==> flow/design.v <==
`timescale 1ns / 1ps
module D_flipflop(
    input D,
    input clk,
    input en,
    input reset,
	 output reg Q
    );
always @ (posedge clk or negedge reset)
if (!reset)
Q <= 1'b0;
else if (en)
Q <= D;
endmodule
`timescale 1ns / 1ps
module Debouncing(
    input In,
    input clk,
    input en,
	 input rst,
    output X
    );
	 wire temp1,temp2,temp3;
D_flipflop ONE(In,clk,en,rst,temp1),
			  TWO(temp1,clk,en,rst,temp2),
			  Three(temp2,clk,en,rst,temp3);
assign X= temp1 && temp2 && temp3 ;
endmodule
`timescale 1ns / 1ps
module Rising_Edge_Detector(
input LEVEL,
input clk,
input en,
input rst,
output Z
    );
reg [1:0] state, nextState;
parameter ONE=2'b00, ZERO=2'b01, EDGE=2'b10, X = 2'b11 ;
always @ (LEVEL or state)  begin
 case (state)
 ONE: if (LEVEL) nextState = ONE;
	else nextState = ZERO;
 ZERO: if (LEVEL) nextState = EDGE;
	else nextState = ZERO;
 EDGE: if (LEVEL) nextState = ONE;
	else nextState = ZERO;
 default:
	nextState = X;
 endcase
 end
always @ (posedge clk or negedge rst) begin
 if(!rst) state <= ZERO;
 else if (en) state <= nextState;
end
assign Z = (state == EDGE);
endmodule
`timescale 1ns / 1ps
module ClockDivider( clk, tick, rst);
	input clk,rst;
	output tick;
	reg out;
	integer i;
	assign tick = (i >= 3) && !out;
	always@(posedge clk or negedge rst) begin
		if(!rst) begin
			i <= 0;
			out <= 1'b0;
		end
		else begin
				if(i<3)
					i <= i+1;
				else begin
					out <= !out;
					i <= 0;
				end
			end
	end
endmodule
`timescale 1ns / 1ps
module UpCounter_SyncReset(clk, en, rst, Q);
input clk, en, rst;
output reg [1:0] Q;
always @ (posedge clk or negedge rst) begin
	if(!rst)
		Q<=2'b00;  
	else if (en) begin
		if(Q == 2'b11)
			Q<=2'b00;
		else
			Q<=Q+1'b1;
			end
end
endmodule
`timescale 1ns / 1ps
module dec(
	input [5:0] sec,
	input [3:0] min2,
	input [3:0] min1,
	input [3:0] H2,
	input [2:0] H1,
	input condition,
	input [3:0] Amin2,
	input [3:0] Amin1,
	input [3:0] AH2,
	input [1:0] AH1,
	input clk,
	input tick,
	input reset,
	output reg [6:0] out,
	output reg [3:0]selector
	);
	reg [6:0] out_min2;
	reg [6:0] out_min1;
	reg [6:0] out_H2;
	reg [6:0] out_H1;
	reg [6:0] out_Amin2;
	reg [6:0] out_Amin1;
	reg [6:0] out_AH2;
	reg [6:0] out_AH1;
always @ (*)
begin
	 case (min2)
			4'b0000: out_min2=7'b0000001;  
			4'b0001: out_min2=7'b1001111;  
			4'b0010: out_min2=7'b0010010;
			4'b0011: out_min2=7'b0000110; 
			4'b0100: out_min2=7'b1001100; 
			4'b0101: out_min2=7'b0100100;
			4'b0110: out_min2=7'b0100000;  
			4'b0111: out_min2=7'b0001111; 
			4'b1000: out_min2=7'b0000000; 
			4'b1001: out_min2=7'b0000100;
			4'b1010: out_min2=7'b0001000;  
			4'b1111: out_min2=7'b1101010;  
			default: out_min2=7'b1111111;  
		endcase
case (min1)
			4'b0000: out_min1=7'b0000001;  
			4'b0001: out_min1=7'b1001111;  
			4'b0010: out_min1=7'b0010010;
			4'b0011: out_min1=7'b0000110; 
			4'b0100: out_min1=7'b1001100; 
			4'b0101: out_min1=7'b0100100;
			4'b0110: out_min1=7'b0100000;  
			4'b0111: out_min1=7'b0001111; 
			4'b1000: out_min1=7'b0000000; 
			4'b1001: out_min1=7'b0000100;
			4'b1010: out_min1=7'b1110000;  
			4'b1111: out_min1=7'b0001000;  
			default: out_min1=7'b1111111;  
		endcase
		case (H2)
			4'b0000: out_H2=7'b0000001;  
			4'b0001: out_H2=7'b1001111;  
			4'b0010: out_H2=7'b0010010;
			4'b0011: out_H2=7'b0000110; 
			4'b0100: out_H2=7'b1001100; 
			4'b0101: out_H2=7'b0100100;
			4'b0110: out_H2=7'b0100000;  
			4'b0111: out_H2=7'b0001111; 
			4'b1000: out_H2=7'b0000000; 
			4'b1001: out_H2=7'b0000100; 
			4'b1010: out_H2=7'b0010000;  
			4'b1111: out_H2=7'b1110001;  
			default: out_H2=7'b1111111;  
		endcase
		case (H1)
			3'b000: out_H1=7'b0000001;  
			3'b001: out_H1=7'b1001111;  
			3'b010: out_H1=7'b0010010;
			3'b011: out_H1=7'b0100100;		 
			3'b111: out_H1=7'b0001000;		 
			default: out_H1=7'b1111111;  
		endcase
case (Amin2)
			4'b0000: out_Amin2=7'b0000001;  
			4'b0001: out_Amin2=7'b1001111;  
			4'b0010: out_Amin2=7'b0010010;
			4'b0011: out_Amin2=7'b0000110; 
			4'b0100: out_Amin2=7'b1001100; 
			4'b0101: out_Amin2=7'b0100100;
			4'b0110: out_Amin2=7'b0100000;  
			4'b0111: out_Amin2=7'b0001111; 
			4'b1000: out_Amin2=7'b0000000; 
			4'b1001: out_Amin2=7'b0000100;
			default: out_Amin2=7'b1111111;  
		endcase
case (Amin1)
			4'b0000: out_Amin1=7'b0000001;  
			4'b0001: out_Amin1=7'b1001111;  
			4'b0010: out_Amin1=7'b0010010;
			4'b0011: out_Amin1=7'b0000110; 
			4'b0100: out_Amin1=7'b1001100; 
			4'b0101: out_Amin1=7'b0100100;
			4'b0110: out_Amin1=7'b0100000;  
			4'b0111: out_Amin1=7'b0001111; 
			4'b1000: out_Amin1=7'b0000000; 
			4'b1001: out_Amin1=7'b0000100;
			default: out_Amin1=7'b1111111;  
		endcase
		case (AH2)
			4'b0000: out_AH2=7'b0000001;  
			4'b0001: out_AH2=7'b1001111;  
			4'b0010: out_AH2=7'b0010010;
			4'b0011: out_AH2=7'b0000110; 
			4'b0100: out_AH2=7'b1001100; 
			4'b0101: out_AH2=7'b0100100;
			4'b0110: out_AH2=7'b0100000;  
			4'b0111: out_AH2=7'b0001111; 
			4'b1000: out_AH2=7'b0000000; 
			4'b1001: out_AH2=7'b0000100; 
			default: out_AH2=7'b1111111;  
		endcase
		case (AH1)
			2'b00: out_AH1=7'b0000001;  
			2'b01: out_AH1=7'b1001111;  
			2'b10: out_AH1=7'b0010010;	
			default: out_AH1=7'b1111111;  
		endcase
end
wire [1:0] kk;
UpCounter_SyncReset clock_only(clk,tick,reset,kk);
always @(*)
if(condition==1'b1)
	case(kk) 
	2'b00:begin selector= 4'b1110; out=out_Amin2; end
	2'b01:begin selector= 4'b1101; out=out_Amin1; end
	2'b10:begin selector= 4'b1011; out=out_AH2; end
	2'b11:begin selector= 4'b0111; out=out_AH1; end
	endcase	
else
	case(kk) 
	2'b00:begin selector= 4'b1110; out=out_min2; end
	2'b01:begin selector= 4'b1101; out=out_min1; end
	2'b10:begin selector= 4'b1011; out=out_H2; end
	2'b11:begin selector= 4'b0111; out=out_H1; end
	endcase
endmodule
`timescale 1ns / 1ps
module clk1 (
	input clk,
	input rst,
	input clr,
	output rise,
	output reg out);
	integer i;
	assign rise = !clr && (i >= 5) && !out;
	always@(posedge clk or negedge rst) begin
		if(!rst) begin
			i <= 0;
			out <= 1'b0;
		end
		else if(clr) begin
			i <= 0;
			out <= 1'b0;
		end
		else begin
				if(i<5)
					i <= i+1;
				else begin
					out <= !out;
					i <= 0;
				end
			end
	end
endmodule
`timescale 1ns / 1ps
module clk2 (
	input clk,
	input rst,
	input clr,
	output rise,
	output reg out);
	integer i;
	assign rise = !clr && (i >= 799) && !out;
	always@(posedge clk or negedge rst) begin
		if(!rst) begin
			i <= 0;
			out <= 1'b0;
		end
		else if(clr) begin
			i <= 0;
			out <= 1'b0;
		end
		else begin
				if(i<799)
					i <= i+1;
				else begin
					out <= !out;
					i <= 0;
				end
			end
	end
endmodule
`timescale 1ns / 1ps
module clk3 (
	input clk,
	input rst,
	input clr,
	output rise,
	output reg out);
	integer i;
	assign rise = !clr && (i >= 24) && !out;
	always@(posedge clk or negedge rst) begin
		if(!rst) begin
			i <= 0;
			out <= 1'b0;
		end
		else if(clr) begin
			i <= 0;
			out <= 1'b0;
		end
		else begin
				if(i<24)
					i <= i+1;
				else begin
					out <= !out;
					i <= 0;
				end
			end
	end
endmodule
`timescale 1ns / 1ps
module I2s(
	 input CLK,
	 input rst,
	 input enable,
	 output S_CLK,
	 output LR_CLK,
	 output M_CLK,
	 output reg Sin
    );
wire [15:0] data= 16'b1101101101101110;
wire clk1,clk2,clk3;
wire rise1,rise2,rise3;
clk1  five_hundred_500KHz	 (CLK,rst,!enable,rise1,clk1);
clk2  four_4KHz			 	 (CLK,rst,!enable,rise2,clk2);
clk3 thirty_two_times_128KHz(CLK,rst,!enable,rise3,clk3);
assign M_CLK = clk1;
assign LR_CLK = clk2;
assign S_CLK = clk3;
integer i;
always @(posedge CLK or negedge rst)
begin
	if (!rst)
		begin
		i <=0;
		Sin <= 1'b0;
		end
	else if (!enable)
		begin
		i <=0;
		Sin <= 1'b0;
		end
	else if (rise3)
		begin
		Sin<=data[i[3:0]];
		i <= i+1;
		end
end
endmodule
`timescale 1ns / 1ps
module digital_loc(
    input key_a,
    input key_b,
    input key_c,
    input key_d,
    input reset,
	 input clk,
    output [6:0] postion_state,
	 output  [3:0] x,
	 output reg [1:0] Led2,
	 output  [3:0] selector,
	 output reg dot,
	 output S_CLK,
	 output LR_CLK,
	 output M_CLK,
	 output  Sin
    );
	  wire tick;
	 reg [3:0] min2; reg[3:0] min1; reg[2:0] H1; reg [3:0] H2;
	 reg [3:0] A_min2; reg [3:0] A_min1; reg [1:0] A_H1; reg [3:0] A_H2;
	 reg [5:0] sec;
	 ClockDivider twohundredHZ(clk, tick, reset);
	 wire tempa, tempb, tempc, tempd;
	 Debouncing a(key_a,clk,tick,reset,tempa),
					b(key_b,clk,tick,reset,tempb),
					c(key_c,clk,tick,reset,tempc),
					d(key_d,clk,tick,reset,tempd);
	 wire tempAA,tempBB,tempCC,tempDD;
	Rising_Edge_Detector		AA(tempa,clk,tick,reset,tempAA),
									BB(tempb,clk,tick,reset,tempBB),
									CC(tempc,clk,tick,reset,tempCC),
									DD(tempd,clk,tick,reset,tempDD);
integer interal_counter;
reg alarm_sound;
reg [20:0] old_value;
reg condition_alarm;
 reg [3:0] state, nextState;
parameter state_Clock=4'b0001        ,state_Adjust_min2= 4'b0010;
parameter state_Adjust_min1= 4'b0011 ,state_Adjust_H2= 4'b0100;
parameter state_Adjust_H1= 4'b0101   ,state_Adjust_Amin2= 4'b0110;
parameter state_Adjust_Amin1= 4'b0111,state_Adjust_AH2= 4'b1000;
parameter state_Adjust_AH1= 4'b1001  ,state_Pause=4'b1010;
parameter state_Stop_A= 4'b1011      , state_Adjust_X=4'b1111;
assign x = state;
always @(*)
	condition_alarm = (state == state_Adjust_Amin2) || (state == state_Adjust_Amin1) ||
	                  (state == state_Adjust_AH2)   || (state == state_Adjust_AH1);
always @ (*)
if(!tempAA && !tempBB   )
	nextState=state;
else
 case (state)
	state_Clock: begin if(tempAA) nextState = state_Adjust_min2;
	else if(tempBB) nextState =state_Pause;
	else  nextState = state_Clock; end
	state_Pause: begin if(tempBB) nextState=state_Clock;
	else nextState=state_Pause; end
	state_Adjust_min2: begin if(tempAA) nextState= state_Adjust_min1;
	else nextState= state_Clock; end
	state_Adjust_min1: begin if(tempAA) nextState= state_Adjust_H2;
	else nextState= state_Clock; end
	state_Adjust_H2: begin if(tempAA) nextState= state_Adjust_H1;
	else nextState= state_Clock; end
	state_Adjust_H1: begin if(tempAA) nextState= state_Adjust_Amin2;
	else nextState= state_Clock; end
	state_Adjust_Amin2: begin if(tempAA) nextState= state_Adjust_Amin1;
	else nextState= state_Clock; end
	state_Adjust_Amin1: begin if(tempAA) nextState= state_Adjust_AH2;
	else nextState= state_Clock; end
	state_Adjust_AH2:begin if(tempAA) nextState= state_Adjust_AH1;
	else nextState= state_Clock; end
	state_Adjust_AH1:begin if(tempAA) nextState= state_Adjust_min2;
	else nextState= state_Clock; end
 default: nextState = state_Adjust_X;
 endcase
always @ (posedge clk or negedge reset)
begin
	if(!reset)
		state <= state_Clock;
	else if(tick)
		state <= nextState;
end
always @(posedge clk or negedge reset)
	if(!reset )
			begin
				min2<=0;
				min1<=0;
				H1 <=0;
				H2 <=0;
				sec<=0;
				A_min2<=0;
				A_min1<=4'b0000;
				A_H1 <=0;
				A_H2 <=0;
				Led2<=2'b00;
				alarm_sound<=0;
				interal_counter<=0;
				dot<=0;
				old_value<=21'b0;
			end
else if(tick) begin
if(interal_counter<199)
					interal_counter<=interal_counter+1;
else begin
							interal_counter<=0;
							dot<=!dot;
if(state == state_Pause) begin min2<=min2; min1<=min1; H1<=H1; H2<=H2; dot<=0; end   
else if(Led2==2'b11)
							begin
							Led2<=2'b00; alarm_sound<=0; sec<=old_value[5:0];
							min2<=old_value[9:6]; min1<= old_value[13:10]; H2<= old_value[17:14]; H1<= old_value[20:18];
							old_value <=21'b000000000000000000000;
							end
else begin
							if(sec == 6'b111011)
								begin
								sec <= 6'b000000;
								if(min2==4'b1001)
									begin
									min2<=4'b0000;
									if(min1==4'b0101)
										begin
										min1<=4'b0000;
										if( (H1==3'b010) && (H2==4'b0011) )
											begin H1<=3'b000; H2<=4'b0000; end
										else if(H2==4'b1001)
											begin H2<=4'b0000; H1<=H1+1'b1; end
										else
											H2<=H2+1'b1;
										end
									else
										min1<=min1+1'b1;
									end
								else
									min2<=min2+1'b1;
								end
							else
								sec <= sec+1'b1;
							if( (H1==A_H1) && (H2==A_H2) && (min1==A_min1) && (min2==A_min2) && (sec==6'b000000))
								begin
								Led2<=2'b11; alarm_sound<=1;
								old_value <={H1,H2,min1,min2,(sec+1'b1)};
								min2<= 4'b1111; min1<= 4'b1111; H2<= 4'b1111; H1<= 3'b111;
								end
		end
		end
if((state != state_Clock) && (state != state_Pause))
		begin
		dot<=0;
		begin min2<=min2; min1<=min1; H1<=H1; H2<=H2; end
		 if((tempCC==1) && (state == state_Adjust_min2))
			if(min2==4'b1001)
					min2 <= 4'b0000;
			else	min2<=min2+1'b1;
	else if((tempCC==1) && (state == state_Adjust_min1))
			if(min1==4'b0101)
					min1 <= 4'b0000;
			else	min1<=min1+1'b1;
	else if((tempCC==1) && (state == state_Adjust_H2))
			if( H2==4'b1001)
					H2<=4'b0000;
			else
					H2<=H2+1'b1;
	else if((tempCC==1) && (state == state_Adjust_H1))
			if(H1==3'b010)
				H1<=3'b000;
			else	H1<=H1+1'b1;
	else if((tempCC==1) && (state == state_Adjust_Amin2))
			begin
			if(A_min2==4'b1001)
					A_min2 <= 4'b0000;
			else	A_min2<= A_min2+1'b1;
			end
	else if((tempCC==1) && (state == state_Adjust_Amin1))
			begin
			if(A_min1==4'b0101)
					A_min1 <= 4'b0000;
			else	A_min1<=A_min1+1'b1;
			end
	else if((tempCC==1) && (state == state_Adjust_AH2))
			begin
			if( A_H2==4'b1001)
					A_H2<=4'b0000;
			else
					A_H2<=A_H2+1'b1;
			end
	else if((tempCC==1) && (state == state_Adjust_AH1))
			begin
			if(A_H1==2'b10)
				A_H1<=2'b00;
			else	A_H1<=A_H1+1'b1;
			end
if((tempDD==1) && (state == state_Adjust_min2))
			if( min2==0)
					min2<= 4'b1001;
			else
					min2<=min2-1'b1;
	else if((tempDD==1) && (state == state_Adjust_min1))
			if(min1==0)
				min1 <= 4'b0101;
			else
				min1<=min1-1'b1;
	else if((tempDD==1) && (state == state_Adjust_H2))
			if( H2==0)
				H2<=4'b1001;
			else
				H2<=H2-1'b1;
	else if((tempDD==1) && (state == state_Adjust_H1))
			if (H1==0)
				H1 <= 3'b010;
			else
				H1 <= H1-1'b1;
	else if((tempDD==1) && (state == state_Adjust_Amin2))
			begin
			if( A_min2==0)
					A_min2<= 4'b1001;
			else
					A_min2<=A_min2-1'b1;
			end
	else if((tempDD==1) && (state == state_Adjust_Amin1))
			begin
			if(A_min1==0)
				A_min1 <= 4'b0101;
			else
				A_min1<=A_min1-1'b1;
			end
	else if((tempDD==1) && (state == state_Adjust_AH2))
			begin
			if( A_H2==0)
				A_H2<=4'b1001;
			else
				A_H2<=A_H2-1'b1;
			end
	else if((tempDD==1) && (state == state_Adjust_AH1))
			begin
			if (A_H1==0)
				A_H1 <= 2'b10;
			else
				A_H1 <= A_H1-1'b1;
			end
end
end
I2s sound(clk,reset,alarm_sound,S_CLK,LR_CLK,M_CLK,Sin);
dec print_satus(sec,min2,min1,H2,H1,condition_alarm,A_min2, A_min1, A_H2,A_H1,clk,tick,reset, postion_state,selector);
endmodule
# Tool chain data of digital_loc

Tool output for the design above before and after an edit, in the order of the flow.
"before" refers to lines of the RTL above, "after" to lines of the edited file.
"change": "after" minus "before" as printed here.
Operators carry their Yosys type and port widths (W data, S select, Z words).
Cell names lack the library's common part.
Not given: n/a

Design top: digital_loc
Clock input: clk
Standard-cell library: sky130hd
Timing corner: tt_025C_1v80

# Diff

The edit as a unified diff against the file above.
A script made this edit. It changes what the design does and was not meant as an optimisation.

```diff
@@ -374,8 +374,12 @@
 	 output reg dot,
 	 output S_CLK,
-	 output LR_CLK,
+	 output LR_CLK_pad,
 	 output M_CLK,
 	 output  Sin
     );
+	  wire LR_CLK;
+	  reg LR_CLK_reg;
+	  always @(posedge clk) LR_CLK_reg <= LR_CLK;
+	  assign LR_CLK_pad = LR_CLK_reg;
 	  wire tick;
 	 reg [3:0] min2; reg[3:0] min1; reg[2:0] H1; reg [3:0] H2;
```

# Elaborated design

Counts by Yosys on the flattened word-level netlist (proc, flatten, opt, wreduce; memories kept). Register bits leave out memories and registers merged into their read ports (data or address). Print and check cells are left out. Cells with the same type and inputs are merged into one.
Yosys's memory passes give these memory sizes; they may raise the number of words (mostly to a power of two), join words into wider ones and drop unused or constant bits.

Storage and ports:

| element                     | before | after | change |
| flip-flop bits (word level) | 283    | 284   | +1 |
| bits in read-only memories  | 672    | 672   | 0 |
| memories kept               | 6      | 6     | 0 |
| bits of input ports         | 6      | 6     | 0 |
| output and inout port bits  | 22     | 22    | 0 |
| word-level cells            | 388    | 389   | +1 |

Cells by class:

| element               | before | after | change |
| $add $sub $neg        | 24     | 24    | 0 |
| magnitude comparators | 7      | 7     | 0 |
| eq/ne operators       | 49     | 49    | 0 |
| shift-type cells      | 1      | 1     | 0 |
| muxes and demuxes     | 180    | 180   | 0 |
| bitwise logic cells   | 3      | 3     | 0 |
| reduce/logical cells  | 76     | 76    | 0 |

Memories:

| element                                 | before                                                                                               | after |
| words x width with read and write ports | 16 x 7 bit 1R0W; 16 x 7 bit 1R0W; 16 x 7 bit 1R0W; 16 x 7 bit 1R0W; 16 x 7 bit 1R0W; 16 x 7 bit 1R0W | 16 x 7 bit 1R0W; 16 x 7 bit 1R0W; 16 x 7 bit 1R0W; 16 x 7 bit 1R0W; 16 x 7 bit 1R0W; 16 x 7 bit 1R0W |

Operator kinds equal on both sides are left out: 65.

# Longest topological paths

Longest topological path by Yosys (ltp), each cell counted once; first at word level (registers and memories cut), then after technology mapping (sequential cells cut; the memories' decode and read muxes count).

Logic depth:

| element                      | before | after | change |
| depth in word-level cells    | 18     | 18    | 0 |
| ABC_AREA                     | 0      | 0     | n/a |
| depth in mapped cells        | 9      | 10    | +1 |
| depth with buffers taken out | 8      | 9     | +1 |

# Netlist

The flow's flattened synthesis, as Yosys stat reports it; memories are mapped. The netlist is that of the ABC_AREA named above (0 if unset); the other value can give another one.

Cell types:

| cell      | before | after | change |
| o21ai_0   | 109    | 161   | +52 |
| nor2_1    | 238    | 217   | -21 |
| xnor2_1   | 72     | 52    | -20 |
| nor3_1    | 49     | 31    | -18 |
| nand4_1   | 37     | 54    | +17 |
| o41ai_1   | 2      | 18    | +16 |
| nand2_1   | 185    | 173   | -12 |
| a211oi_1  | 7      | 19    | +12 |
| inv_1     | 85     | 75    | -10 |
| a21oi_1   | 89     | 80    | -9 |
| mux2_2    | 18     | 10    | -8 |
| and2_1    | 10     | 18    | +8 |
| xor2_1    | 86     | 93    | +7 |
| a221o_1   | 10     | 3     | -7 |
| a31oi_1   | 10     | 17    | +7 |
| clkbuf_1  | 77     | 83    | +6 |
| nor2b_1   | 21     | 16    | -5 |
| o2bb2ai_1 | 1      | 6     | +5 |

Cell types equal on both sides are left out: 17.
The list need not be complete.

Mapped netlist:

| element                            | before    | after     | change |
| mapped cells                       | 1,844     | 1,844     | 0 |
| mapped area (mm^2)                 | 0.0160016 | 0.0159465 | -0.0000551 |
| sequential part of the area (mm^2) | 0.0064374 | 0.0064574 | +0.0000200 |
| flip-flops                         | 257       | 258       | +1 |
| buffer cells                       | 91        | 98        | +7 |

The figures by module come from a second, unflattened synthesis with its own total; it is not the netlist above.

Unflattened totals:

| element                                        | before    | after     | change |
| cell total of the unflattened synthesis        | 1,884     | 1,899     | +15 |
| area total of the unflattened synthesis (mm^2) | 0.0167198 | 0.0167536 | +0.0000338 |

Each row is one instance without its submodules.

Modules, before:

| module               | instances | cells | area (mm^2) | sequential area (mm^2) |
| digital_loc          | 1         | 750   | 0.0063511   | 0.0023535 |
| clk1                 | 1         | 192   | 0.001838    | 0.0008258 |
| clk3                 | 1         | 189   | 0.0018142   | 0.0008258 |
| dec                  | 1         | 268   | 0.0018055   | 0 |
| ClockDivider         | 1         | 183   | 0.0017742   | 0.0008258 |
| clk2                 | 1         | 193   | 0.0017692   | 0.0008258 |
| D_flipflop           | 12        | 2     | 0.00004     | 0.000025 |
| Rising_Edge_Detector | 4         | 12    | 0.0001201   | 0.0000763 |
| I2s                  | 1         | 27    | 0.0002928   | 0.0001251 |
| UpCounter_SyncReset  | 1         | 6     | 0.0000888   | 0.00005 |
| Debouncing           | 4         | 1     | 0.0000063   | 0 |

Modules, after:

| module               | instances | cells | area (mm^2) | sequential area (mm^2) |
| digital_loc          | 1         | 765   | 0.0063849   | 0.0023735 |
| clk1                 | 1         | 192   | 0.001838    | 0.0008258 |
| clk3                 | 1         | 189   | 0.0018142   | 0.0008258 |
| dec                  | 1         | 268   | 0.0018055   | 0 |
| ClockDivider         | 1         | 183   | 0.0017742   | 0.0008258 |
| clk2                 | 1         | 193   | 0.0017692   | 0.0008258 |
| D_flipflop           | 12        | 2     | 0.00004     | 0.000025 |
| Rising_Edge_Detector | 4         | 12    | 0.0001201   | 0.0000763 |
| I2s                  | 1         | 27    | 0.0002928   | 0.0001251 |
| UpCounter_SyncReset  | 1         | 6     | 0.0000888   | 0.00005 |
| Debouncing           | 4         | 1     | 0.0000063   | 0 |

# Timing after synthesis

Source: OpenSTA report_checks on the synthesized netlist (no wires, ideal clock, input and output delay 20% of the period each), path of least setup slack; recovery checks are left aside. Register names are those of the netlist, which keeps one name where synthesis merged equal registers.

Timing path after synthesis:

| element                           | before                          | after                | change |
| path type                         | register -> output              | register -> output   | n/a |
| from                              | reg print_satus.clock_only.Q[1] | reg state[1]         | n/a |
| to                                | out postion_state[0]            | out postion_state[6] | n/a |
| clock period (ns)                 | 10.0                            | 10.0                 | 0.0 |
| output delay (ns)                 | 2.000                           | 2.000                | 0.000 |
| launch time at the first pin (ns) | 0.000                           | 0.000                | 0.000 |
| arrival (ns)                      | 1.921                           | 1.982                | +0.061 |
| data required time (ns)           | 8.000                           | 8.000                | 0.000 |
| setup slack (ns)                  | 6.079                           | 6.018                | -0.061 |
| delay of the path (ns)            | 1.921                           | 1.982                | +0.061 |
| stages on the path                | 10                              | 8                    | -2 |
| path buffers                      | 1                               | 2                    | +1 |
| synthesis period reached (ns)     | 3.921                           | 3.982                | +0.061 |

"delay of the path" is the arrival time less input delay plus setup time.
A path that ends at an output port has no setup time.
"stages on the path" counts driving pins, that of a launching flip-flop among them; a cell with two outputs on the path counts twice.
"synthesis period reached" is the clock period less the worst setup slack; recovery checks do not enter. This is arithmetic on one report: input and output delays are still those of the set period (20% each).
Between the ends stands the longest chain of elaborated cells between them, by number of cells; it is not shown to be the way that was timed. Of several equally long chains one is given.
A line is the first line of the expression or statement that the cell stems from. Yosys adds cells for indexed reads and writes and turns some case tables into memories.
At most two assigning lines are given for a register; there are more.

On the way, after synthesis, before:
Cells stage by stage: dfrtp_1 inv_1 ha_1 clkbuf_1 inv_1 a21oi_1 o21ai_0 o211a_1 mux4_2 inv_1
Cells in the longest elaborated chain: 3
Elaborated cells between the ends (all ways): 7
Classes of those cells: eq/ne (3); mux (3); reduce/logical (1)

Ends and longest elaborated chain, after synthesis, before:

| element       | line | text |
| from (decl)   | 82   | `output reg [1:0] Q;` |
| from (assign) | 85   | `Q<=2'b00;` |
| from (assign) | 90   | `Q<=Q+1'b1;` |
| $eq A2 B2 Y1  | 232  | `case(kk)` |
| $pmux W7 S4   | 232  |  |
| $mux W7       | 224  | `if(condition==1'b1)` |
| to (decl)     | 370  | `output [6:0] postion_state,` |

On the way, after synthesis, after:
Cells stage by stage: dfrtp_1 clkbuf_1 mux2i_1 clkbuf_1 nand2_1 o311ai_0 nand2_1 a31oi_1
Cells in the longest elaborated chain: 5
Elaborated cells between the ends (all ways): 8
Classes of those cells: eq/ne (4); mux (1); reduce/logical (3)

Ends and longest elaborated chain, after synthesis, after:

| element                         | line | text |
| from (decl)                     | 403  | `reg [3:0] state, nextState;` |
| from (assign)                   | 445  | `state <= state_Clock;` |
| from (assign)                   | 447  | `state <= nextState;` |
| $eq A4 B3 Y1                    | 412  | `condition_alarm = (state == state_Adjust_Amin2) \|\| (state == state_Adjust_Amin1) \|\|` |
| $logic_or A1 B1 Y1 (3 in a row) | 412  |  |
| $mux W7                         | 224  | `if(condition==1'b1)` |
| to (decl)                       | 370  | `output [6:0] postion_state,` |

# Path in the finished layout

Path of least setup slack in the final report of each run of pair A (OpenROAD, finished layout, wires in). Where an end is a register, its clock arrival counts in the times.

Timing path post-layout:

| element                           | before               | after                | change |
| path type                         | register -> output   | register -> output   | n/a |
| from                              | reg H1[0]            | reg state[3]         | n/a |
| to                                | out postion_state[0] | out postion_state[0] | n/a |
| clock period (ns)                 | 10.0                 | 10.0                 | 0.0 |
| output delay (ns)                 | 2.00                 | 2.00                 | 0.00 |
| launch time at the first pin (ns) | 0.58                 | 0.59                 | +0.01 |
| arrival (ns)                      | 3.24                 | 3.39                 | +0.15 |
| data required time (ns)           | 8.00                 | 8.00                 | 0.00 |
| setup slack (ns)                  | 4.76                 | 4.61                 | -0.15 |
| stages on the path                | 9                    | 8                    | -1 |
| path buffers                      | 1                    | 2                    | +1 |

Between the ends stands the longest chain of elaborated cells between them, by number of cells; it is not shown to be the way that was timed. Of several equally long chains one is given.
At most two assigning lines are given for a register; there are more.

On the way, post-layout, before:
Cells stage by stage: dfrtp_1 inv_1 ha_1 nor2b_1 o22ai_1 a222oi_1 mux4_2 inv_1 clkdlybuf4s50_1
Cells in the longest elaborated chain: 4
Elaborated cells between the ends (all ways): 8
Classes of those cells: eq/ne (4); mux (3); reduce/logical (1)

Ends and longest elaborated chain, post-layout, before:

| element       | line | text |
| from (decl)   | 381  | `reg [3:0] min2; reg[3:0] min1; reg[2:0] H1; reg [3:0] H2;` |
| from (assign) | 473  | `min2<=old_value[9:6]; min1<= old_value[13:10]; H2<= old_value[17:14]; H1<= old_value[20:18];` |
| from (assign) | 529  | `else H1<=H1+1'b1;` |
| $eq A3 B3 Y1  | 167  | `case (H1)` |
| $pmux W7 S5   | 167  |  |
| $pmux W7 S4   | 232  | `case(kk)` |
| $mux W7       | 224  | `if(condition==1'b1)` |
| to (decl)     | 370  | `output [6:0] postion_state,` |

On the way, post-layout, after:
Cells stage by stage: dfrtp_1 nor2b_1 mux2i_1 buf_4 o311ai_0 o21ai_0 nor2_1 clkdlybuf4s50_1
Cells in the longest elaborated chain: 5
Elaborated cells between the ends (all ways): 8
Classes of those cells: eq/ne (4); mux (1); reduce/logical (3)

Ends and longest elaborated chain, post-layout, after:

| element                         | line | text |
| from (decl)                     | 403  | `reg [3:0] state, nextState;` |
| from (assign)                   | 445  | `state <= state_Clock;` |
| from (assign)                   | 447  | `state <= nextState;` |
| $eq A4 B3 Y1                    | 412  | `condition_alarm = (state == state_Adjust_Amin2) \|\| (state == state_Adjust_Amin1) \|\|` |
| $logic_or A1 B1 Y1 (3 in a row) | 412  |  |
| $mux W7                         | 224  | `if(condition==1'b1)` |
| to (decl)                       | 370  | `output [6:0] postion_state,` |

# Measured runs

Both versions went through the flow (Yosys, OpenROAD) with the same settings in each pair. Constraints: input delay and output delay 20% of the set period each, output load 0.01 pF.

Settings, pair A:
CORE_UTILIZATION: 40
period_ns: 10.0
CAP_MARGIN: 20
CORE_MARGIN: 2
SLEW_MARGIN: 20

Results, pair A:

| element                                 | before    | after     | change |
| mapped cell area after synthesis (mm^2) | 0.0160016 | 0.0159465 | -0.0000551 |
| full die area (mm^2)                    | 0.0416201 | 0.0414794 | -0.0001407 |
| utilization of the finished layout      | 0.447     | 0.449     | +0.002 |
| worst setup slack after layout (ns)     | 4.756     | 4.606     | -0.150 |
| sum of negative setup slack (ns)        | 0.000     | 0.000     | 0.000 |

Settings, pair B:
ABC_AREA: 0
CELL_PAD_IN_SITES_GLOBAL_PLACEMENT: 2
CORE_ASPECT_RATIO: 0.88
CORE_UTILIZATION: 40
MAX_ROUTING_LAYER: met5
PLACE_DENSITY_LB_ADDON: 0.08
SETUP_SLACK_MARGIN: -0.06
period_ns: 4.39
CAP_MARGIN: 20
CORE_MARGIN: 2
SLEW_MARGIN: 20

Results, pair B:

| element                                 | before    | after     | change |
| mapped cell area after synthesis (mm^2) | 0.0160016 | 0.0159465 | -0.0000551 |
| full die area (mm^2)                    | 0.0416229 | 0.0414835 | -0.0001394 |
| utilization of the finished layout      | 0.454     | 0.451     | -0.003 |
| worst setup slack after layout (ns)     | 0.147     | 0.227     | +0.080 |
| sum of negative setup slack (ns)        | 0.000     | 0.000     | 0.000 |
